==> flow/design.v <==
`timescale 1ns / 1ps
module helper_bcd_to_7seg(
    input wire [3:0] bcd_in,
    output reg [6:0] seg_out
);
    always @(*) begin
        case (bcd_in)
            4'd0: seg_out = 7'b1000000;
            4'd1: seg_out = 7'b1111001;
            4'd2: seg_out = 7'b0100100;
            4'd3: seg_out = 7'b0110000;
            4'd4: seg_out = 7'b0011001;
            4'd5: seg_out = 7'b0010010;
            4'd6: seg_out = 7'b0000010;
            4'd7: seg_out = 7'b1111000;
            4'd8: seg_out = 7'b0000000;
            4'd9: seg_out = 7'b0010000;
            4'd10: seg_out = 7'b0111111;  
            default: seg_out = 7'b1111111;  
        endcase
    end
endmodule
`timescale 1ns / 1ps
module seven_seg_display(
    input wire clk,
    input wire reset,  
    input wire [15:0] bcd_digit,   
    output wire [6:0] seg,  
    output wire [3:0] an            
);
    reg [2:0] digit_index;
    reg [3:0] current_bcd;
    reg [19:0] refresh_counter;
    wire [6:0] seg_out;
    helper_bcd_to_7seg d5 (.bcd_in(current_bcd),.seg_out(seg_out));
    always @(posedge clk or posedge reset) begin
        if (reset) begin
            refresh_counter <= 0;
            digit_index <= 0;
        end else begin
            refresh_counter <= refresh_counter + 1;
            if (refresh_counter == 10) begin
                refresh_counter <= 0;
                digit_index <= digit_index + 1;
                if (digit_index == 3'd3)  
                    digit_index <= 0;
            end
        end
    end
    always @(*) begin
        case (digit_index)
            3'd0: current_bcd = bcd_digit[3:0];      
            3'd1: current_bcd = bcd_digit[7:4];      
            3'd2: current_bcd = bcd_digit[11:8];     
            3'd3: current_bcd = bcd_digit[15:12];    
            default: current_bcd = 4'd15;            
        endcase
    end 
    assign seg = seg_out;
reg [3:0] an_reg;
always @(*) begin
    case (digit_index)
        3'd0: an_reg = 4'b1110;  
        3'd1: an_reg = 4'b1101;  
        3'd2: an_reg = 4'b1011;  
        3'd3: an_reg = 4'b0111;  
        default: an_reg = 4'b1111;
    endcase
end
assign an = an_reg;
endmodule
`timescale 1ns / 1ps
module bin_to_bcd #( parameter W = 18)   
  ( input [W-1:0] bin,   
    output reg [W+(W-4)/3:0] bcd);  
  integer i,j;
  always @(bin) begin
    for(i = 0; i <= W+(W-4)/3; i = i+1) bcd[i] = 0;      
    bcd[W-1:0] = bin;                                    
    for(i = 0; i <= W-4; i = i+1)                        
      for(j = 0; j <= i/3; j = j+1)                      
        if (bcd[W-i+4*j -: 4] > 4)                       
          bcd[W-i+4*j -: 4] = bcd[W-i+4*j -: 4] + 4'd3;  
  end
endmodule
`timescale 1ns / 1ps
  module serial_parallel_multiplier(
    input clk, rst,
    input start,
    input [7:0] x, y,
    output reg [15:0] P,
    output reg flag
    );
     reg state;
    reg [7:0] x_reg;
    reg [7:0] y_reg;
    reg s;
    reg [3:0] counter;
    always @(posedge clk , posedge rst) begin
        if (rst) begin
            flag <= 0;
            x_reg <= 0;
            y_reg <= 0;
            P <= 0;
            counter <= 0;
            state <= 0;
        end
        else if (start && state == 0) begin
            state <= 1;
            flag <= 0;
               s <= x[7] ^ y[7];
            y_reg <= y[7] ? (~y + 1) : y;
            x_reg <= x[7] ? (~x + 1) : x;
                P <= 0;
           counter <= 8;
        end
        else if (state) begin
            if (counter > 0) begin
                P <= P + (y_reg[0] ? ({8'b0, x_reg} << (8 - counter)) : 0);
                y_reg <= {y_reg[7], y_reg[7:1]};
                counter <= counter - 1;
            end
            else begin
                P <= s ? (~P + 1) : P;
                flag <= 1;
                state <= 0;
            end
        end
    end
endmodule
`timescale 1ns / 1ps
module top_control_unit(
    input wire clk,
    input wire reset,
    input wire btnL,
    input wire btnR,
    input wire btnC,
    input wire [7:0] multiplicand,
    input wire [7:0] multiplier,
    output wire [6:0] seg,
    output wire [3:0] an,
    output led
);
    wire left_pressed, right_pressed, start_pressed;
    pushbutton_detector pb_left (
        .clk(clk),
        .reset(reset),
        .x(btnL),
        .z(left_pressed)
    );
    pushbutton_detector pb_right (
        .clk(clk),
        .reset(reset),
        .x(btnR),
        .z(right_pressed)
    );
    pushbutton_detector pb_center (
        .clk(clk),
        .reset(reset),
        .x(btnC),
        .z(start_pressed)
    );
    wire [15:0] product;
    wire done;
    serial_parallel_multiplier spm (
        .clk(clk),
        .rst(reset),
        .start(start_pressed),
        .x(multiplicand),
        .y(multiplier),
        .P(product),
        .flag(done)
    );
    assign led = done;
    wire [19:0] bcd_unsigned;
    wire sign_bit = product[15];
    wire [15:0] productabs = sign_bit ? (~product + 1) : product;
    bin_to_bcd #(.W(16)) converter (
        .bin(productabs),
        .bcd(bcd_unsigned)
    );
    reg [1:0] state;
    wire [3:0] d0 = bcd_unsigned[3:0];
    wire [3:0] d1 = bcd_unsigned[7:4];
    wire [3:0] d2 = bcd_unsigned[11:8];
    wire [3:0] d3 = bcd_unsigned[15:12];
    wire [3:0] d4 = bcd_unsigned[19:16];
    wire [3:0] d5 = sign_bit ? 4'd10 : 4'd15;
    reg [15:0] active_digits;   
    wire tick;
    clockDivider #(50) divide (clk,reset,tick);
   always @(posedge clk or posedge reset) begin
    if (reset)
        state <= 0;
    else if (tick) begin
        case (state)
            2'd0: if (right_pressed) state <= 1;
            2'd1: begin
                if (right_pressed) state <= 2;
                else if (left_pressed) state <= 0;
            end
            2'd2: if (left_pressed) state <= 1;
            default: state <= 0;
        endcase
    end
end
    always @(*) begin
        case (state)
            2'd0: active_digits = {d5, d4, d3, d2};  
            2'd1: active_digits = {d5, d3, d2, d1};  
            2'd2: active_digits = {d5, d2, d1, d0};  
            default: active_digits = {d5, d4, d3, d2};
        endcase
    end
    seven_seg_display display_unit (
        .clk(clk),
        .reset(reset),
        .bcd_digit(active_digits),  
        .seg(seg),
        .an(an)
    );
endmodule
module pushbutton_detector(
input clk,reset,x,
output z
    );
wire tick;
clockDivider #(50) divide (clk,reset,tick);
wire out;
debouncer deb(clk,tick,reset,x,out);
wire out2;
synchronizer sync(clk,tick,reset,out,out2);
wire out3;
rising_edge rizz(clk,tick,reset,out2,out3);
assign z = out3;     
endmodule
module rising_edge(
input clk, en, reset, x,
output reg z
    );
    reg x_prev;
    always @(posedge clk or posedge reset) begin
        if (reset) begin
            x_prev <= 0;
            z <= 0;
        end else if (en) begin
            z <= x & ~x_prev;   
            x_prev <= x;
        end
    end
endmodule
module debouncer(input clk, en, rst, in, output out);
reg q1,q2,q3;
always@(posedge clk, posedge rst) begin
if(rst == 1'b1) begin
q1 <= 0;
q2 <= 0;
q3 <= 0;
end
else if (en) begin
q1 <= in;
q2 <= q1;
q3 <= q2;
end
end
assign out = (rst) ? 0 : q1&q2&q3;
endmodule
module synchronizer ( input wire clk, en, rst, sig, output reg sig1 );
 reg meta;
 always @(posedge clk, posedge rst) begin
 if (rst) begin
 meta <= 0;
 sig1 <= 0;
 end
 else if (en) begin
 meta <= sig;
 sig1 <= meta;
 end
 end
endmodule
module clockDivider #(parameter n = 50000000)
(input clk, rst, output tick);
wire [31:0] count;
reg clk_out;
counter_x_bit #(32,n) counterMod
(.clk(clk), .reset(rst),.en(1'b1), .count(count));
assign tick = (count == n-1) && !clk_out;
always @ (posedge clk, posedge rst) begin
if (rst)  
clk_out <= 0;
else if (count == n-1)
clk_out <= ~ clk_out;
end
endmodule
module counter_x_bit #(parameter x = 3, n = 6)
(input clk, reset, en, output reg [x-1:0] count);
always @(posedge clk, posedge reset) begin
if (reset == 1)
    count <= 0; 
else if(!en)
    count <= count; 
else if(count == n-1)
    count <= 0; 
else
    count <= count + 1;
end
endmodule
# Step by step through the tools: top_control_unit
# Each step is given for the RTL above and for the edited RTL.
# Lines under "orig" count in the file above, lines under "edited" in the edited file.
# "delta" is "edited" less "orig", of the values as shown; "rel_change_pct" is that difference over "orig", in percent.
# Operators: Yosys type, input widths -> output width; for muxes data width and select width s.
# Cell names lack the library's common part.
# Not given: --
[setup]
design = "top_control_unit"
clk_port = "clk"
cell_library = "sky130hd"
corner = "tt_025C_1v80"

# Edit of the RTL
# Unified diff, file above to edited file.
# The edited RTL no longer does the same as the RTL above: the edit was made by script, with no optimisation intended.
# begin of diff
@@ -176,5 +176,5 @@
     wire sign_bit = product[15];
     wire [15:0] productabs = sign_bit ? (~product + 1) : product;
-    bin_to_bcd #(.W(16)) converter (
+    bin_to_bcd #(.W(8)) converter (
         .bin(productabs),
         .bcd(bcd_unsigned)
# end of diff

# After elaboration
# Yosys after proc, flatten, opt, wreduce and memory -nomap, before mapping. Memory bits, and registers merged into a memory's read port (data or address), are not among the register bits. Print and check cells are not counted. Equal cells are merged and count once.
# Yosys's memory passes give these memory sizes; they may raise the number of words (mostly to a power of two), join words into wider ones and drop unused or constant bits.
[op_classes]
columns = ["element", "orig", "edited", "delta", "rel_change_pct"]
rows = [
  ["addsub", 47, 19, -28, -59.57],
  ["mul", 0, 0, 0, "--"],
  ["div", 0, 0, 0, "--"],
  ["compare", 36, 8, -28, -77.78],
  ["n_eq", 15, 15, 0, 0.00],
  ["n_shift", 1, 1, 0, 0.00],
  ["n_mux", 73, 45, -28, -38.36],
  ["n_logic", 22, 22, 0, 0.00],
  ["n_reduce_logical", 18, 18, 0, 0.00],
]
[ops]
columns = ["cell", "orig", "edited", "delta", "rel_change_pct"]
rows = [
  ["$mux 4", 37, 10, -27, -72.97],
  ["$add 4x2->4 const B", 30, 5, -25, -83.33],
  ["$gt 4x3->1 const B", 30, 5, -25, -83.33],
  ["$gt 3x3->1 const B", 5, 2, -3, -60.00],
  ["$add 3x2->4 const B", 4, 2, -2, -50.00],
  ["$mux 16", 6, 5, -1, -16.67],
  ["$mux 8", 4, 5, 1, 25.00],
  ["$mux 3", 3, 2, -1, -33.33],
  ["$add 3x2->3 const B", 1, 0, -1, -100.00],
  ["$pmux 12 s2", 1, 0, -1, -100.00],
  ["$pmux 10 s2", 0, 1, 1, "--"],
]
# Unchanged operator kinds not shown: 38.
[word_totals]
columns = ["element", "orig", "edited", "delta", "rel_change_pct"]
rows = [
  ["regBits", 217, 217, 0, 0.00],
  ["latchBits", 0, 0, 0, "--"],
  ["ramBits", 0, 0, 0, "--"],
  ["rom_bits", 112, 112, 0, 0.00],
  ["clocked_rd_ports_x_width", 0, 0, 0, "--"],
  ["n_memories", 1, 1, 0, 0.00],
  ["input_bits", 21, 21, 0, 0.00],
  ["out_inout_bits", 12, 12, 0, 0.00],
]
[mem_list]
columns = ["element", "orig", "edited"]
rows = [
  ["memory_list", "16x7 r1 w0", "16x7 r1 w0"],
]

# Depth
# Depth = most cells in a row (Yosys ltp): at word level without a register or memory, in the mapped netlist without a sequential cell, where the memories' decode and read muxes count.
[logic_depth]
columns = ["element", "orig", "edited", "delta", "rel_change_pct"]
rows = [
  ["ltp_word", 31, 15, -16, -51.61],
  ["ABC_AREA", "0", "0", "--", "--"],
  ["mapped_depth", 75, 32, -43, -57.33],
  ["mapped_depth_nobuf", 72, 30, -42, -58.33],
]

# Netlist
# Source: synth_stat.txt of the flow (Yosys; design flattened, memories mapped). It holds for the ABC_AREA given above (unset counts as 0); a run with the other value may have another netlist.
[synth_totals]
columns = ["element", "orig", "edited", "delta", "rel_change_pct"]
rows = [
  ["cell_count", 2313, 1304, -1009, -43.62],
  ["yosys_area_um2", 19372.3, 12550.8, -6821.5, -35.21],
  ["seq_area_um2", 5461.5, 5461.5, 0.0, 0.00],
  ["flip_flops", 218, 218, 0, 0.00],
  ["buffers", 68, 35, -33, -48.53],
]
[by_type]
columns = ["type", "orig", "edited", "delta", "rel_change_pct"]
rows = [
  ["nand2_1", 223, 126, -97, -43.50],
  ["nor2_1", 204, 129, -75, -36.76],
  ["a21oi_1", 108, 34, -74, -68.52],
  ["inv_1", 97, 39, -58, -59.79],
  ["o21ai_0", 110, 56, -54, -49.09],
  ["nand3_1", 104, 66, -38, -36.54],
  ["ha_1", 82, 51, -31, -37.80],
  ["xnor2_1", 163, 135, -28, -17.18],
  ["nor3_1", 62, 34, -28, -45.16],
  ["o211ai_1", 28, 3, -25, -89.29],
  ["o21ai_1", 21, 2, -19, -90.48],
  ["mux2_2", 41, 23, -18, -43.90],
  ["a211oi_1", 25, 7, -18, -72.00],
  ["and2_1", 24, 6, -18, -75.00],
  ["and3_1", 47, 31, -16, -34.04],
  ["or3_1", 27, 12, -15, -55.56],
  ["a21o_1", 18, 3, -15, -83.33],
  ["o22ai_1", 17, 2, -15, -88.24],
]
# Unchanged cell types not shown: 13.
# The list need not be complete.
# The figures by module come from a second, unflattened synthesis with its own total; it is not the netlist above.
[unflattened]
columns = ["element", "orig", "edited", "delta", "rel_change_pct"]
rows = [
  ["hier_cells", 2305, 1490, -815, -35.36],
  ["area_unflattened_um2", 19449.9, 14134.8, -5315.1, -27.33],
]
# Rows give one instance, submodules left out.
[modules_orig]
columns = ["module", "instances", "n_cells", "area_um2"]
rows = [
  ["counter_x_bit", 4, 149, 1600.3],
  ["bin_to_bcd #(W=16)", 1, 905, 6083.3],
  ["serial_parallel_multiplier", 1, 427, 3347.0],
  ["seven_seg_display", 1, 123, 1305.0],
  ["top_control_unit", 1, 97, 646.9],
  ["clockDivider #(n=50)", 4, 16, 147.6],
  ["debouncer", 3, 8, 122.6],
  ["rising_edge", 3, 7, 85.1],
  ["synchronizer", 3, 5, 76.3],
  ["helper_bcd_to_7seg", 1, 33, 224.0],
  ["pushbutton_detector", 3, 0, 0.0],
]
[modules_edited]
columns = ["module", "instances", "n_cells", "area_um2"]
rows = [
  ["counter_x_bit", 4, 149, 1600.3],
  ["serial_parallel_multiplier", 1, 428, 3374.5],
  ["seven_seg_display", 1, 123, 1305.0],
  ["bin_to_bcd #(W=8)", 1, 134, 1002.2],
  ["clockDivider #(n=50)", 4, 16, 147.6],
  ["top_control_unit", 1, 52, 385.4],
  ["debouncer", 3, 8, 122.6],
  ["rising_edge", 3, 7, 85.1],
  ["synchronizer", 3, 5, 76.3],
  ["helper_bcd_to_7seg", 1, 33, 224.0],
  ["pushbutton_detector", 3, 0, 0.0],
]

# Worst setup path after synthesis
# Source: OpenSTA report_checks on the synthesized netlist (no wires, ideal clock, input and output delay 20% of the period each), path of least setup slack; recovery checks are left aside. Register names are those of the netlist, which keeps one name where synthesis merged equal registers.
[synth_path]
columns = ["element", "orig", "edited", "delta", "rel_change_pct"]
rows = [
  ["kind", "flip-flop to output port", "flip-flop to output port", "--", "--"],
  ["start", "register spm.P[3]", "register spm.P[1]", "--", "--"],
  ["end", "output seg[3]", "output seg[4]", "--", "--"],
  ["clock_period_ns", 30.0, 30.0, 0.0, 0.00],
  ["output_delay_ns", 6.000, 6.000, 0.000, 0.00],
  ["arrival_time_ns", 14.857, 6.241, -8.616, -57.99],
  ["required_ns", 24.000, 24.000, 0.000, 0.00],
  ["slack_ns", 9.143, 17.759, 8.616, "--"],
  ["delay_ns", 14.857, 6.241, -8.616, -57.99],
  ["stages", 71, 30, -41, -57.75],
  ["period_less_setup_slack_ns", 20.857, 12.241, -8.616, -41.31],
]
# "delay_ns" is the arrival time less input delay plus setup time.
# At an output port there is no setup time.
# "stages": output pins that drive a net of the path, with the launching flip-flop's if there is one; two outputs of one cell count as two.
# "period_less_setup_slack_ns" = period - worst setup slack (recovery checks aside). The figure is calculated, with input and output delays left at 20% of the set period.
# Between the ends stands the longest chain of elaborated cells between them, by number of cells; it is not shown to be the way that was timed. Of several equally long chains one is given.
# Each line given opens the expression or statement behind the cell; cells for indexed reads and writes are added by Yosys, which also makes memories of some case tables.
# A memory read counts as a cell of the chain, while the word-level depth stops at memories.
# At most two assigning lines are given for a register; there are more.
[synth_via_orig]
path_cell_list = "dfrtp_1 -> buf_4 -> or4_4 -> or3_1 -> clkbuf_1 -> o21ai_1 -> and2_1 -> nand2_1 -> ha_1 -> xnor2_1 -> xnor2_1 -> ha_1 -> nor3b_1 -> a21oi_1 -> nand3_2 -> inv_2 -> ha_1 -> clkbuf_1 -> (+35 left out) -> o211ai_1 -> mux2i_1 -> or3_1 -> and2_1 -> ha_1 -> o31ai_1 -> mux2_2 -> o21a_1 -> xnor2_1 -> nor2_1 -> a211oi_1 -> nor4b_1 -> o21ai_1 -> or2_2 -> clkbuf_1 -> ha_1 -> inv_1 -> a221oi_1"
elab_chain_cells = 32
cone_cells = 111
classes_between = "add/sub: 36; compare: 35; mux: 38; logic: 1; memory: 1"
[synth_rtl_orig]
columns = ["element", "line", "rtl"]
rows = [
  ["start, declared", 91, "output reg [15:0] P,"],
  ["start, assigned", 119, "P <= P + (y_reg[0] ? ({8'b0, x_reg} << (8 - counter)) : 0);"],
  ["start, assigned", 124, "P <= s ? (~P + 1) : P;"],
  ["$not 16->16", 177, ""],
  ["$add 16x1->16", 177, ""],
  ["$mux 16", 177, ""],
  ["$add 3x2->4", 83, "bcd[W-i+4*j -: 4] = bcd[W-i+4*j -: 4] + 4'd3;"],
  ["$mux 4", 82, "if (bcd[W-i+4*j -: 4] > 4)"],
  ["$gt 4x3->1", 82, ""],
  ["$mux 4", 82, ""],
  ["(+18 left out)", "--", ""],
  ["$add 4x2->4", 83, ""],
  ["$mux 4", 82, ""],
  ["$add 4x2->4", 83, ""],
  ["$mux 4", 82, ""],
  ["$pmux 12 s2", 208, "case (state)"],
  ["$pmux 4 s4", 51, "case (digit_index)"],
  ["$mem_v2 16x7", 7, "case (bcd_in)"],
  ["end, declared", 140, "output wire [6:0] seg,"],
]
[synth_via_edited]
path_cell_list = "dfrtp_1 -> inv_1 -> ha_1 -> inv_1 -> or3_4 -> nand2_1 -> mux2i_1 -> a31oi_1 -> ha_1 -> clkbuf_1 -> nor3b_1 -> a2111oi_1 -> and3_2 -> o31a_1 -> o21a_4 -> o311ai_1 -> o21ai_2 -> ha_1 -> or3_1 -> a31o_2 -> xnor2_1 -> ha_1 -> a21oi_1 -> o21ai_1 -> xnor2_1 -> o221ai_1 -> inv_1 -> ha_1 -> and3_1 -> a211oi_2"
elab_chain_cells = 16
cone_cells = 27
classes_between = "add/sub: 8; compare: 7; mux: 10; logic: 1; memory: 1"
[synth_rtl_edited]
columns = ["element", "line", "rtl"]
rows = [
  ["start, declared", 91, "output reg [15:0] P,"],
  ["start, assigned", 119, "P <= P + (y_reg[0] ? ({8'b0, x_reg} << (8 - counter)) : 0);"],
  ["start, assigned", 124, "P <= s ? (~P + 1) : P;"],
  ["$not 16->16", 177, ""],
  ["$add 16x1->16", 177, ""],
  ["$mux 8", 177, ""],
  ["$add 3x2->4", 83, "bcd[W-i+4*j -: 4] = bcd[W-i+4*j -: 4] + 4'd3;"],
  ["$mux 4", 82, "if (bcd[W-i+4*j -: 4] > 4)"],
  ["$gt 4x3->1", 82, ""],
  ["$mux 4", 82, ""],
  ["(+2 left out)", "--", ""],
  ["$add 4x2->4", 83, ""],
  ["$mux 4", 82, ""],
  ["$add 4x2->4", 83, ""],
  ["$mux 4", 82, ""],
  ["$pmux 10 s2", 208, "case (state)"],
  ["$pmux 4 s4", 51, "case (digit_index)"],
  ["$mem_v2 16x7", 7, "case (bcd_in)"],
  ["end, declared", 140, "output wire [6:0] seg,"],
]

# Timing after layout
# Path of least setup slack in the final report of each run of pair 1 (OpenROAD, finished layout, wires in). Where an end is a register, its clock arrival counts in the times.
[layout_path]
columns = ["element", "orig", "edited", "delta", "rel_change_pct"]
rows = [
  ["kind", "flip-flop to output port", "flip-flop to output port", "--", "--"],
  ["start", "register spm.P[3]", "register spm.P[1]", "--", "--"],
  ["end", "output seg[3]", "output seg[4]", "--", "--"],
  ["clock_period_ns", 24.2, 24.2, 0.0, 0.00],
  ["output_delay_ns", 4.84, 4.84, 0.00, 0.00],
  ["arrival_time_ns", 17.87, 7.96, -9.91, -55.46],
  ["required_ns", 19.36, 19.36, 0.00, 0.00],
  ["slack_ns", 1.49, 11.40, 9.91, "--"],
  ["stages", 68, 30, -38, -55.88],
]
# Between the ends stands the longest chain of elaborated cells between them, by number of cells; it is not shown to be the way that was timed. Of several equally long chains one is given.
# A memory read counts as a cell of the chain, while the word-level depth stops at memories.
# At most two assigning lines are given for a register; there are more.
[layout_via_orig]
path_cell_list = "dfrtp_1 -> or4_4 -> or3_1 -> o21ai_1 -> and2_1 -> nand2_1 -> ha_1 -> xnor2_1 -> xnor2_1 -> ha_1 -> nor3b_1 -> a21oi_1 -> nand3_2 -> inv_2 -> ha_1 -> inv_1 -> and3_1 -> a2111o_1 -> (+32 left out) -> mux2i_1 -> o21ai_0 -> and2_1 -> ha_1 -> o31ai_1 -> xnor2_1 -> ha_1 -> o21a_1 -> xnor2_1 -> nor2_1 -> a211oi_1 -> nor4b_1 -> o21ai_1 -> or2_2 -> ha_1 -> inv_1 -> a221oi_1 -> clkdlybuf4s50_1"
elab_chain_cells = 32
cone_cells = 111
classes_between = "add/sub: 36; compare: 35; mux: 38; logic: 1; memory: 1"
[layout_rtl_orig]
columns = ["element", "line", "rtl"]
rows = [
  ["start, declared", 91, "output reg [15:0] P,"],
  ["start, assigned", 119, "P <= P + (y_reg[0] ? ({8'b0, x_reg} << (8 - counter)) : 0);"],
  ["start, assigned", 124, "P <= s ? (~P + 1) : P;"],
  ["$not 16->16", 177, ""],
  ["$add 16x1->16", 177, ""],
  ["$mux 16", 177, ""],
  ["$add 3x2->4", 83, "bcd[W-i+4*j -: 4] = bcd[W-i+4*j -: 4] + 4'd3;"],
  ["$mux 4", 82, "if (bcd[W-i+4*j -: 4] > 4)"],
  ["$gt 4x3->1", 82, ""],
  ["$mux 4", 82, ""],
  ["(+18 left out)", "--", ""],
  ["$add 4x2->4", 83, ""],
  ["$mux 4", 82, ""],
  ["$add 4x2->4", 83, ""],
  ["$mux 4", 82, ""],
  ["$pmux 12 s2", 208, "case (state)"],
  ["$pmux 4 s4", 51, "case (digit_index)"],
  ["$mem_v2 16x7", 7, "case (bcd_in)"],
  ["end, declared", 140, "output wire [6:0] seg,"],
]
[layout_via_edited]
path_cell_list = "dfrtp_1 -> inv_1 -> ha_1 -> inv_1 -> or3_4 -> nand2_1 -> mux2i_1 -> a31oi_1 -> ha_1 -> and4b_1 -> a2111oi_1 -> a21oi_2 -> o31ai_1 -> xor2_1 -> o311ai_1 -> o21ai_2 -> ha_1 -> or3_1 -> a31o_2 -> xnor2_1 -> ha_1 -> a21oi_1 -> o21ai_1 -> xnor2_1 -> o221ai_1 -> inv_1 -> ha_1 -> and3_1 -> a211oi_2 -> clkdlybuf4s50_1"
elab_chain_cells = 16
cone_cells = 27
classes_between = "add/sub: 8; compare: 7; mux: 10; logic: 1; memory: 1"
[layout_rtl_edited]
columns = ["element", "line", "rtl"]
rows = [
  ["start, declared", 91, "output reg [15:0] P,"],
  ["start, assigned", 119, "P <= P + (y_reg[0] ? ({8'b0, x_reg} << (8 - counter)) : 0);"],
  ["start, assigned", 124, "P <= s ? (~P + 1) : P;"],
  ["$not 16->16", 177, ""],
  ["$add 16x1->16", 177, ""],
  ["$mux 8", 177, ""],
  ["$add 3x2->4", 83, "bcd[W-i+4*j -: 4] = bcd[W-i+4*j -: 4] + 4'd3;"],
  ["$mux 4", 82, "if (bcd[W-i+4*j -: 4] > 4)"],
  ["$gt 4x3->1", 82, ""],
  ["$mux 4", 82, ""],
  ["(+2 left out)", "--", ""],
  ["$add 4x2->4", 83, ""],
  ["$mux 4", 82, ""],
  ["$add 4x2->4", 83, ""],
  ["$mux 4", 82, ""],
  ["$pmux 10 s2", 208, "case (state)"],
  ["$pmux 4 s4", 51, "case (digit_index)"],
  ["$mem_v2 16x7", 7, "case (bcd_in)"],
  ["end, declared", 140, "output wire [6:0] seg,"],
]

# Layout results
# Runs of the flow (Yosys, OpenROAD) on both versions; the two runs of a pair have the same settings. The constraints put input and output delay at 20% of the set period each and load the outputs with 0.01 pF.
[settings_pair_1]
CORE_UTILIZATION = 40
period_ns = 24.2
CAP_MARGIN = 20
CORE_MARGIN = 2
SLEW_MARGIN = 20
[measured_pair_1]
columns = ["element", "orig", "edited", "delta", "rel_change_pct"]
rows = [
  ["yosys_chip_area_um2", 19372.3, 12550.8, -6821.5, -35.21],
  ["design.die.area_um2", 50207.4, 32809.9, -17397.5, -34.65],
  ["finalCellArea_um2", 20981.4, 14218.6, -6762.8, -32.23],
  ["ws_setup_ns", 1.492, 11.404, 9.912, "--"],
  ["power_total_uw", 760.5, 813.2, 52.7, 6.93],
  ["period_less_ws_ns", 22.708, 12.796, -9.912, -43.65],
]
[settings_pair_2]
ABC_AREA = 1
CELL_PAD_IN_SITES_GLOBAL_PLACEMENT = 1
CORE_UTILIZATION = 17
MAX_ROUTING_LAYER = "met5"
PLACE_DENSITY_LB_ADDON = 0.12
SETUP_SLACK_MARGIN = 5.0
period_ns = 18.0
CAP_MARGIN = 20
CORE_MARGIN = 2
SLEW_MARGIN = 20
[measured_pair_2]
columns = ["element", "orig", "edited", "delta", "rel_change_pct"]
rows = [
  ["yosys_chip_area_um2", 18779.3, 13678.1, -5101.2, -27.16],
  ["design.die.area_um2", 113141.0, 82745.4, -30395.6, -26.87],
  ["finalCellArea_um2", 24011.8, 16424.5, -7587.3, -31.60],
  ["ws_setup_ns", 4.525, 7.986, 3.461, "--"],
  ["power_total_uw", 1070, 1188, 118, 11.03],
  ["period_less_ws_ns", 13.475, 10.014, -3.461, -25.68],
]
# "period_less_ws_ns" means the clock period less the worst setup slack. The figure is calculated, with input and output delays left at 20% of the set period.
# "power_total_uw" is the tool's figure for a default switching activity; nothing was simulated.
